==> flow/design.v <==
module vDFFE(clk, load, in, out);
  parameter n=1;
  input clk, load;
  input [n-1:0] in;
  output [n-1:0] out;
  reg [n-1:0] out;
  reg [n-1:0] vDFF_in;
  always@(*)
    vDFF_in = (load) ? in : out;
  always @(posedge clk)
    out <= vDFF_in;
endmodule
module shifter(in, shift, sout);
	input [15:0] in;
	input [1:0] shift;
	output reg [15:0] sout;
	always@(*) begin
		case(shift)
			2'b00: sout = in;
			2'b01: sout = in << 1;
			2'b10: sout = in >> 1;
			2'b11: begin
				sout = in >> 1;
				sout[15] = in[15];
			end
			default: sout = in;
		endcase
	end
endmodule
module ALU(Ain, Bin, ALUop, out, Z);
	input [15:0] Ain, Bin;
	input [1:0] ALUop;
	output reg Z;
	output reg [15:0] out;
	always@(*) begin
		casex(ALUop)
			2'b00: out = Ain + Bin;
			2'b01: out = Ain - Bin;
			2'b10: out = Ain & Bin;
			2'b11: out = ~Bin;
			default: out = 16'bxxxxxxxxxxxxxxxx;
		endcase
		Z = (out == 16'b0) ? 1'b1 : 1'b0;
	end
endmodule
module regfile(data_in, writenum, write, readnum, clk, data_out);
	input [15:0] data_in;
	input [2:0] writenum, readnum;
	input write, clk;
	output reg [15:0] data_out;
	reg [7:0] writenum_out, readnum_out;
	reg [15:0] R0, R1, R2, R3, R4, R5, R6, R7;
	always@(*) begin
		writenum_out = 8'b0;
		case(writenum)
			3'b000: writenum_out[0] = 1'b1;
			3'b001: writenum_out[1] = 1'b1;
			3'b010: writenum_out[2] = 1'b1;
			3'b011: writenum_out[3] = 1'b1;
			3'b100: writenum_out[4] = 1'b1;
			3'b101: writenum_out[5] = 1'b1;
			3'b110: writenum_out[6] = 1'b1;
			3'b111: writenum_out[7] = 1'b1;
			default: writenum_out = 8'b0;
		endcase
	end
	always@(posedge clk) begin
		if(write) begin
			case(writenum_out)
				8'b00000001: R0 <= data_in;
				8'b00000010: R1 <= data_in;
				8'b00000100: R2 <= data_in;
				8'b00001000: R3 <= data_in;
				8'b00010000: R4 <= data_in;
				8'b00100000: R5 <= data_in;
				8'b01000000: R6 <= data_in;
				8'b10000000: R7 <= data_in;
				default: {R0, R1, R2, R3, R4, R5, R6, R7} <= {8'b0, 8'b0, 8'b0, 8'b0, 8'b0, 8'b0, 8'b0, 8'b0};
			endcase
		end
	end
	always@(*) begin
		readnum_out = 8'b0;
		case(readnum)
			3'b000: readnum_out[0] = 1'b1;
			3'b001: readnum_out[1] = 1'b1;
			3'b010: readnum_out[2] = 1'b1;
			3'b011: readnum_out[3] = 1'b1;
			3'b100: readnum_out[4] = 1'b1;
			3'b101: readnum_out[5] = 1'b1;
			3'b110: readnum_out[6] = 1'b1;
			3'b111: readnum_out[7] = 1'b1;
			default: readnum_out = 8'b0;
		endcase
	end
	always@(*) begin
		case(readnum_out)
			8'b00000001: data_out = R0;
			8'b00000010: data_out = R1;
			8'b00000100: data_out = R2;
			8'b00001000: data_out = R3;
			8'b00010000: data_out = R4;
			8'b00100000: data_out = R5;
			8'b01000000: data_out = R6;
			8'b10000000: data_out = R7;
			default: data_out = 16'b0;
		endcase
	end
endmodule
module datapath(clk,readnum,vsel,loada,loadb,shift,asel,bsel,ALUop,loadc,loads,writenum,write,mdata,PC,sximm5,sximm8,Z_out,datapath_out);
  input clk;
  input [2:0] readnum, writenum;
  input [1:0] ALUop, shift;
  input write, loada, loadb, asel, bsel, loadc, loads;
  input [1:0] vsel;
  input [15:0] sximm5, sximm8, mdata;
  input [7:0] PC;
  output [15:0] datapath_out;
  output [2:0] Z_out;
  wire [15:0] data_out;
  wire [15:0] out;
  wire [15:0] sout;
  wire Z;
  wire [15:0] in;
  wire [15:0] in_loadA;
  wire [15:0] datapath_out;
  wire [2:0] Z_out;
  reg [15:0] data_in;
  reg [15:0] Ain;
  reg [15:0] Bin;
  reg [2:0] status_in;
  regfile REGFILE(.data_in(data_in),.writenum(writenum),.write(write),.readnum(readnum),.clk(clk),.data_out(data_out));
  ALU U2(.Ain(Ain),.Bin(Bin),.ALUop(ALUop),.out(out),.Z(Z));
  shifter U1(.in(in),.shift(shift),.sout(sout));
  always@(*)begin   
    case(vsel)
      2'b00: data_in = datapath_out;
      2'b01: data_in = {8'b0, PC};
      2'b10: data_in = sximm8;
      2'b11: data_in = mdata;
      default: data_in = 16'b0;
    endcase
  end
  always@(*)begin
    if(asel == 1'b1)  
      Ain = 16'b0000000000000000;
    else
      Ain = in_loadA;
  end
  always@(*)begin
    if(bsel == 1'b1)  
      Bin = sximm5;
    else
      Bin = sout;
  end
  always@(*) begin
    status_in[2] = (Ain[15]^Bin[15]) ? 0 : (out[15]^Ain[15]);
    status_in[1] = out[15];
    status_in[0] = Z;
  end
  vDFFE #(16) A(clk, loada, data_out, in_loadA);
  vDFFE #(16) B(clk, loadb, data_out, in);
  vDFFE #(16) C(clk, loadc, out, datapath_out);
  vDFFE #(3) STATUS(clk, loads, status_in, Z_out);
endmodule
module cpu(clk, reset, s, load, in, out, N, V, Z, w);
    input clk, reset, s, load;
    input [15:0] in;
    output [15:0] out;
    output reg N, V, Z, w;
    parameter Swait = 4'b0000, Sdecode = 4'b0001, SgetA = 4'b0010, SgetB = 4'b0011, Swrite = 4'b0100, Srewrite = 4'b0101, Salu = 4'b0110, Sshift = 4'b0111, Sloadout = 4'b1000;
    wire [15:0] decoder_in;
    reg [1:0] op, shift;
    reg [15:0] sximm5, sximm8;
    reg [2:0] opcode, readnum, writenum;
    reg [3:0] state;
    reg [2:0] nsel;
    reg [1:0] vsel;
    reg loada, loadb, asel, bsel, loadc, loads, write;
    wire [2:0] Z_out;
    vDFFE #(16) Instruct_Reg(clk, load, in, decoder_in);
    always@(*) begin
        op = decoder_in[12:11];
        sximm5 = { {11{decoder_in[4]}}, decoder_in[4:0] };
        sximm8 = { {8{decoder_in[7]}}, decoder_in[7:0] };
        shift = decoder_in[4:3];
        opcode = decoder_in[15:13];
    end
    always@(*)begin
       case(nsel)
            3'b001: begin
                readnum = decoder_in[2:0];
                writenum = decoder_in[2:0];
            end  
            3'b010: begin
                readnum = decoder_in[7:5];
                writenum = decoder_in[7:5];
            end  
            3'b100: begin
                readnum = decoder_in[10:8];
                writenum = decoder_in[10:8];
            end  
            default: {readnum, writenum} = 3'b0;
        endcase 
    end
    reg [3:0] state_t;
    reg w_t;
    reg [2:0] nsel_t;
    reg [1:0] vsel_t;
    reg loada_t, loadb_t, asel_t, bsel_t, loadc_t, loads_t, write_t;
    always @(posedge clk) begin
        {state_t, w_t, nsel_t, vsel_t} = {state, w, nsel, vsel};
        {loada_t, loadb_t, asel_t, bsel_t, loadc_t, loads_t, write_t} = {loada, loadb, asel, bsel, loadc, loads, write};
        if(reset == 1'b1) {w_t, state_t} = {1'b1, Swait};
        else begin
            case(state_t)
                Sdecode: begin
                    if(opcode == 3'b110 && op == 2'b10) {w_t, state_t} = {1'b0, Swrite};
                    else {w_t, state_t} = {1'b0, SgetA};
                end
                Swrite: state_t = Swait;
                Swait: begin 
                    state_t = (s == 1'b1) ? Sdecode : Swait;
                    w_t = ~s;
                end
                SgetA: state_t = SgetB;
                SgetB: begin
                    if(opcode == 3'b110 && op == 2'b0) state_t = Sshift;
                    else if(opcode == 3'b101) state_t = Salu;
                end
                Salu: state_t = Sloadout;
                Sshift: state_t = Sloadout;
                Sloadout: state_t = Srewrite;
                Srewrite: state_t = Swait;
                default: {state_t, w_t} = {Swait, 1'b1};
            endcase
        end
        case(state_t)
            SgetA: {nsel_t, loada_t, loadb_t} = {3'b100, 1'b1, 1'b0};
            SgetB: {nsel_t, loadb_t, loada_t} = {3'b001, 1'b1, 1'b0};
            Salu: {asel_t, bsel_t} = {1'b0, 1'b0};
            Sshift: {asel_t, bsel_t} = {1'b1, 1'b0};
            Sloadout: {loadc_t, loads_t} = {1'b1, 1'b1};
            Srewrite: {vsel_t, nsel_t, write_t} = {2'b0, 3'b010, 1'b1};
            Swrite: {vsel_t, nsel_t, write_t} = {2'b10, 3'b100, 1'b1};
            default: begin 
                {nsel_t, vsel_t} = {3'b0, 2'b0};
                {loada_t, loadb_t, loadc_t, loads_t, asel_t, bsel_t, write_t} = 1'b0;
            end
        endcase
        {state, w, nsel, vsel} <= {state_t, w_t, nsel_t, vsel_t};
        {loada, loadb, asel, bsel, loadc, loads, write} <= {loada_t, loadb_t, asel_t, bsel_t, loadc_t, loads_t, write_t};
    end
    datapath DP(
        .clk(clk), 
        .readnum(readnum), 
        .vsel(vsel), 
        .loada(loada), 
        .loadb(loadb), 
        .shift(shift),
        .asel(asel),
        .bsel(bsel),
        .ALUop(op),
        .loadc(loadc),
        .loads(loads),
        .writenum(writenum),
        .write(write),
        .mdata(16'b0),
        .PC(8'b0),
        .sximm5(sximm5),
        .sximm8(sximm8),
        .Z_out(Z_out),
        .datapath_out(out)
    );
    always @(*) begin
        V = Z_out[2];
        N = Z_out[1];
        Z = Z_out[0];
    end
endmodule
# From RTL to reports: cpu
# The steps from the RTL of cpu to its reports follow in flow order.
# Lines are those of the file above, counted from 1.
# Cell names lack the library's common part.
# The mark -- stands for no value.
[design]
design = "cpu"
clock = "clk"
cell_library = "sky130hd"
corner = "tt_025C_1v80"

# After elaboration
# Counts by Yosys on the flattened word-level netlist (proc, flatten, opt, wreduce; memories kept). Register bits leave out memories and registers merged into their read ports (data or address). Print and check cells are left out.
# Memory sizes are those after Yosys's memory passes, which may raise the word count (mostly to a power of two), join words into wider ones and drop unused or constant bits.
[word_totals]
output_inout_bits = 20
ff_bits = 210
word_cells = 150
in_bits = 20
mem_bits_ro = 128
n_memories = 2
[classes]
addsub = 2
reduce_and_logical = 35
bitwise = 13
n_eq = 45
mux = 30
[memory_table]
columns = ["memory", "words", "word_bits", "read_ports", "write_ports", "line", "text"]
rows = [
  ["(name not given)", 8, 8, 1, 0, 84, "case(readnum)"],
  ["(name not given)", 8, 8, 1, 0, 55, "case(writenum)"],
]
[ops]
columns = ["cell", "n"]
rows = [
  ["parallel mux 16 bit (select 2 bit)", 8],
  ["parallel mux 16 bit (select 8 bit)", 1],
  ["parallel mux 16 bit (select 4 bit)", 1],
  ["OR reduction 7 bit", 9],
  ["parallel mux 16 bit (select 3 bit)", 1],
  ["parallel mux 15 bit (select 3 bit)", 1],
  ["== test 4 x 3 -> 1 bit (second input constant)", 8],
  ["parallel mux 4 bit (select 6 bit)", 1],
  ["adder 16 bit", 1],
  ["subtractor 16 bit", 1],
  ["bitwise AND 16 bit", 1],
  ["NOT 16 bit", 1],
  ["zero test 16 bit", 1],
  ["AND reduction 2 bit", 8],
  ["== test 4 x 2 -> 1 bit (second input constant)", 4],
  ["== test 8 x 1 -> 1 bit (second input constant)", 2],
  ["== test 8 x 2 -> 1 bit (second input constant)", 2],
  ["== test 8 x 3 -> 1 bit (second input constant)", 2],
  ["== test 8 x 4 -> 1 bit (second input constant)", 2],
  ["== test 8 x 5 -> 1 bit (second input constant)", 2],
  ["== test 8 x 6 -> 1 bit (second input constant)", 2],
  ["== test 8 x 7 -> 1 bit (second input constant)", 2],
  ["== test 8 bit (second input constant)", 2],
  ["two-way mux 16 bit", 1],
  ["OR reduction 5 bit", 3],
  ["== test 2 bit (second input constant)", 6],
  ["OR reduction 2 bit", 6],
  ["parallel mux 3 bit (select 4 bit)", 1],
]
# Not listed: further kinds 20, cells in them 45.

# Depth
# Yosys ltp: most cells in a row. Word level: on the elaborated netlist, between registers, memories and ports. Mapped: between sequential cells and ports; inverters and the memories' decode and read muxes count.
[logic_depth]
ltp_word = 8
ABC_AREA = 0
mapped_depth = 20
depth_no_buf = 18

# Synthesis result
# Source: synth_stat.txt of the flow (Yosys; design flattened, memories mapped). It holds for the ABC_AREA given above (unset counts as 0); a run with the other value may have another netlist.
[synth_totals]
mapped_cells = 926
ff_cells = 213
synth_area_mm2 = 0.010425
buffers = 40
[by_type]
columns = ["cell", "n", "area_total_um2"]
rows = [
  ["edfxtp_1", 199, 5.98E+03],
  ["nor2_1", 169, 634.358],
  ["a21oi_1", 65, 325.312],
  ["nand2_1", 83, 311.549],
  ["mux2i_1", 31, 310.298],
  ["ha_1", 23, 287.776],
  ["dfxtp_1", 14, 280.269],
  ["o21ai_0", 48, 240.23],
  ["nor2b_1", 34, 212.704],
  ["a22oi_1", 26, 195.187],
  ["xnor2_1", 16, 140.134],
  ["clkbuf_1", 31, 116.362],
  ["xor2_1", 10, 87.584],
  ["nor3_1", 16, 80.077],
  ["a2bb2oi_1", 9, 78.826],
  ["nand3_1", 12, 60.058],
  ["buf_6", 5, 56.304],
  ["mux2_2", 5, 56.304],
]
# Other cell types: 52; their cells: 130.
# The figures by module come from a second, unflattened synthesis with its own total; it is not the netlist above.
[unflattened]
cells_unflattened = 889
hier_area_mm2 = 0.0116499
# Rows give one instance, submodules left out.
[modules]
columns = ["mod", "area_mm2", "instances", "cells"]
rows = [
  ["regfile", 0.0058706, 1, 341],
  ["vDFFE (n=16)", 0.0004805, 4, 16],
  ["ALU", 0.0016366, 1, 232],
  ["cpu", 0.0009672, 1, 97],
  ["datapath", 0.0007232, 1, 77],
  ["shifter", 0.0004404, 1, 75],
  ["vDFFE (n=3)", 0.0000901, 1, 3],
]

# Path before layout
# Source: OpenSTA report_checks on the synthesized netlist (no wires, ideal clock, input and output delay 20% of the period each), path of least setup slack; recovery checks are left aside. Register names are those of the netlist, which keeps one name where synthesis merged equal registers.
[synth_path]
kind = "register to register"
from = "reg Instruct_Reg.out[3]"
to = "reg DP.STATUS.out[0]"
setup_time_ps = 134
setup_slack_ps = 3988
required_time_ps = 7866
arrival_time_ps = 3878
launch_ps = 0
period_ps = 8000
delay_ps = 4012
driving_pins = 20
synth_period_reached_ps = 4012
# "delay_ps" = arrival - input delay + setup time.
# "driving_pins": output pins that drive a net of the path, with the launching flip-flop's if there is one; two outputs of one cell count as two.
# "synth_period_reached_ps" = period - worst setup slack (recovery checks aside). The figure is calculated, with input and output delays left at 20% of the set period.
# The rows between start and end are the longest chain of elaborated cells between them; the timing report does not say that the signal goes this way. Where chains are equally long, one stands for them.
# A line is the first line of the expression or statement that the cell stems from. Yosys adds cells for indexed reads and writes and turns some case tables into memories.
[synth_between]
cell_sequence = "edfxtp_1 > inv_1 > ha_1 > buf_6 > o21ai_0 > o21ai_1 > inv_1 > ha_1 > a31oi_1 > nor2_1 > xor2_1 > ha_1 > and3_1 > o211ai_1 > nor2b_1 > o31ai_1 > nand2b_1 > mux2i_1 > or3_1 > and4bb_1"
elab_chain_cells = 7
cells_between = 15
[synth_lines]
columns = ["element", "line", "text"]
rows = [
  ["start: declaration", 5, "output [n-1:0] out;"],
  ["start: assignment", 11, "out <= vDFF_in;"],
  ["== test 2 bit", 18, "case(shift)"],
  ["OR reduction 2 bit", "--", ""],
  ["parallel mux 15 bit (select 3 bit)", 18, ""],
  ["subtractor 16 bit", 38, "2'b01: out = Ain - Bin;"],
  ["parallel mux 16 bit (select 4 bit)", 36, "casex(ALUop)"],
  ["zero test 16 bit", 43, "Z = (out == 16'b0) ? 1'b1 : 1'b0;"],
  ["two-way mux 1 bit", 43, ""],
  ["end: assignment", 11, ""],
  ["end: declaration", 5, ""],
]

# Timing after layout
# From the final timing report of run 1: the path of least setup slack in the routed layout; clock arrival at registers is part of the times.
# The report prints the path's times to 10 ps; the period is as set.
[layout_path]
kind = "register to register"
from = "reg Instruct_Reg.out[3]"
to = "reg DP.STATUS.out[0]"
required_time_ps = 3730
period_ps = 3350
launch_ps = 520
driving_pins = 21
arrival_time_ps = 4450
setup_slack_ps = -720
setup_time_ps = 130
# The rows between start and end are the longest chain of elaborated cells between them; the timing report does not say that the signal goes this way. Where chains are equally long, one stands for them.
[layout_between]
cell_sequence = "edfxtp_1 > inv_2 > ha_4 > buf_6 > a21oi_4 > a2bb2oi_4 > nor3_4 > buf_4 > and3_4 > buf_4 > and2_4 > a21oi_2 > xnor2_1 > ha_1 > o21a_1 > nand3_2 > o31ai_4 > nand2b_4 > mux2i_2 > or3_1 > and4bb_1"
elab_chain_cells = 7
cells_between = 15
[layout_lines]
columns = ["element", "line", "text"]
rows = [
  ["start: declaration", 5, "output [n-1:0] out;"],
  ["start: assignment", 11, "out <= vDFF_in;"],
  ["== test 2 bit", 18, "case(shift)"],
  ["OR reduction 2 bit", "--", ""],
  ["parallel mux 15 bit (select 3 bit)", 18, ""],
  ["subtractor 16 bit", 38, "2'b01: out = Ain - Bin;"],
  ["parallel mux 16 bit (select 4 bit)", 36, "casex(ALUop)"],
  ["zero test 16 bit", 43, "Z = (out == 16'b0) ? 1'b1 : 1'b0;"],
  ["two-way mux 1 bit", 43, ""],
  ["end: assignment", 11, ""],
  ["end: declaration", 5, ""],
]

# Module cpu, platform sky130hd: 3 stored runs of the flow (Yosys, OpenROAD) with differing settings, in no particular order. Input and output delays are each 20% of the period that was set; the output load is 0.01 pF.
# "achieved_clock_period_ps" means the clock period less the worst setup slack. The figure is calculated, with input and output delays left at 20% of the set period.
# "timing.worst_path_ps": the worst setup path's part of the clock period (all of it between registers, 20% less for each end at a port) less its slack. A launch clock that arrives late makes it longer, a capture clock that arrives late makes it shorter.
# By "totalPower_w" is meant OpenSTA's value without simulated activity: inputs other than the clock are taken to toggle once in ten clock periods, and the tool carries that through the logic.
# "timing.worst_path_ps" is given in steps of 10 ps.

[[run]]
name = "run 1"
[run.settings]
CORE_UTILIZATION = 40
period_ns = 3.35
CAP_MARGIN = 20
CORE_MARGIN = 2
SLEW_MARGIN = 20
[run.results]
synthArea_mm2 = 0.010425
design_die_area_mm2 = 0.0273704
layout_stdcell_area_mm2 = 0.0136005
fin_util_pct = 52.6
worstSetupSlack_ps = -723
fin_tns_ps = -4720
hold_worst_slack_ps = 460
totalPower_w = 0.007784
achieved_clock_period_ps = 4073
timing.worst_path_ps = 4070
worst_setup_path_type = "register to register"

[[run]]
name = "run 2"
[run.settings]
CAP_MARGIN = 0
CELL_PAD_IN_SITES_GLOBAL_PLACEMENT = 1
CORE_UTILIZATION = 40
MAX_ROUTING_LAYER = "met4"
period_ns = 8.0
CORE_MARGIN = 2
SLEW_MARGIN = 20
[run.results]
synthArea_mm2 = 0.010425
design_die_area_mm2 = 0.0273704
layout_stdcell_area_mm2 = 0.0118551
fin_util_pct = 45.9
worstSetupSlack_ps = 2928
fin_tns_ps = 0
hold_worst_slack_ps = 467
totalPower_w = 0.002886
achieved_clock_period_ps = 5072
timing.worst_path_ps = 5070
worst_setup_path_type = "register to register"

[[run]]
name = "run 3"
[run.settings]
CORE_ASPECT_RATIO = 0.61
CORE_MARGIN = 4
CORE_UTILIZATION = 39
CTS_CLUSTER_DIAMETER = 288
GPL_ROUTABILITY_DRIVEN = 1
GPL_TIMING_DRIVEN = 1
MAX_ROUTING_LAYER = "met4"
MIN_ROUTING_LAYER = "met2"
PLACE_DENSITY = 0.73
SETUP_SLACK_MARGIN = -0.19
TNS_END_PERCENT = 25
period_ns = 4.76
CAP_MARGIN = 20
SLEW_MARGIN = 20
[run.results]
synthArea_mm2 = 0.010425
design_die_area_mm2 = 0.0294913
layout_stdcell_area_mm2 = 0.0120303
fin_util_pct = 46.0
worstSetupSlack_ps = 7
fin_tns_ps = 0
hold_worst_slack_ps = 461
totalPower_w = 0.005016
achieved_clock_period_ps = 4753
timing.worst_path_ps = 4750
worst_setup_path_type = "register to register"
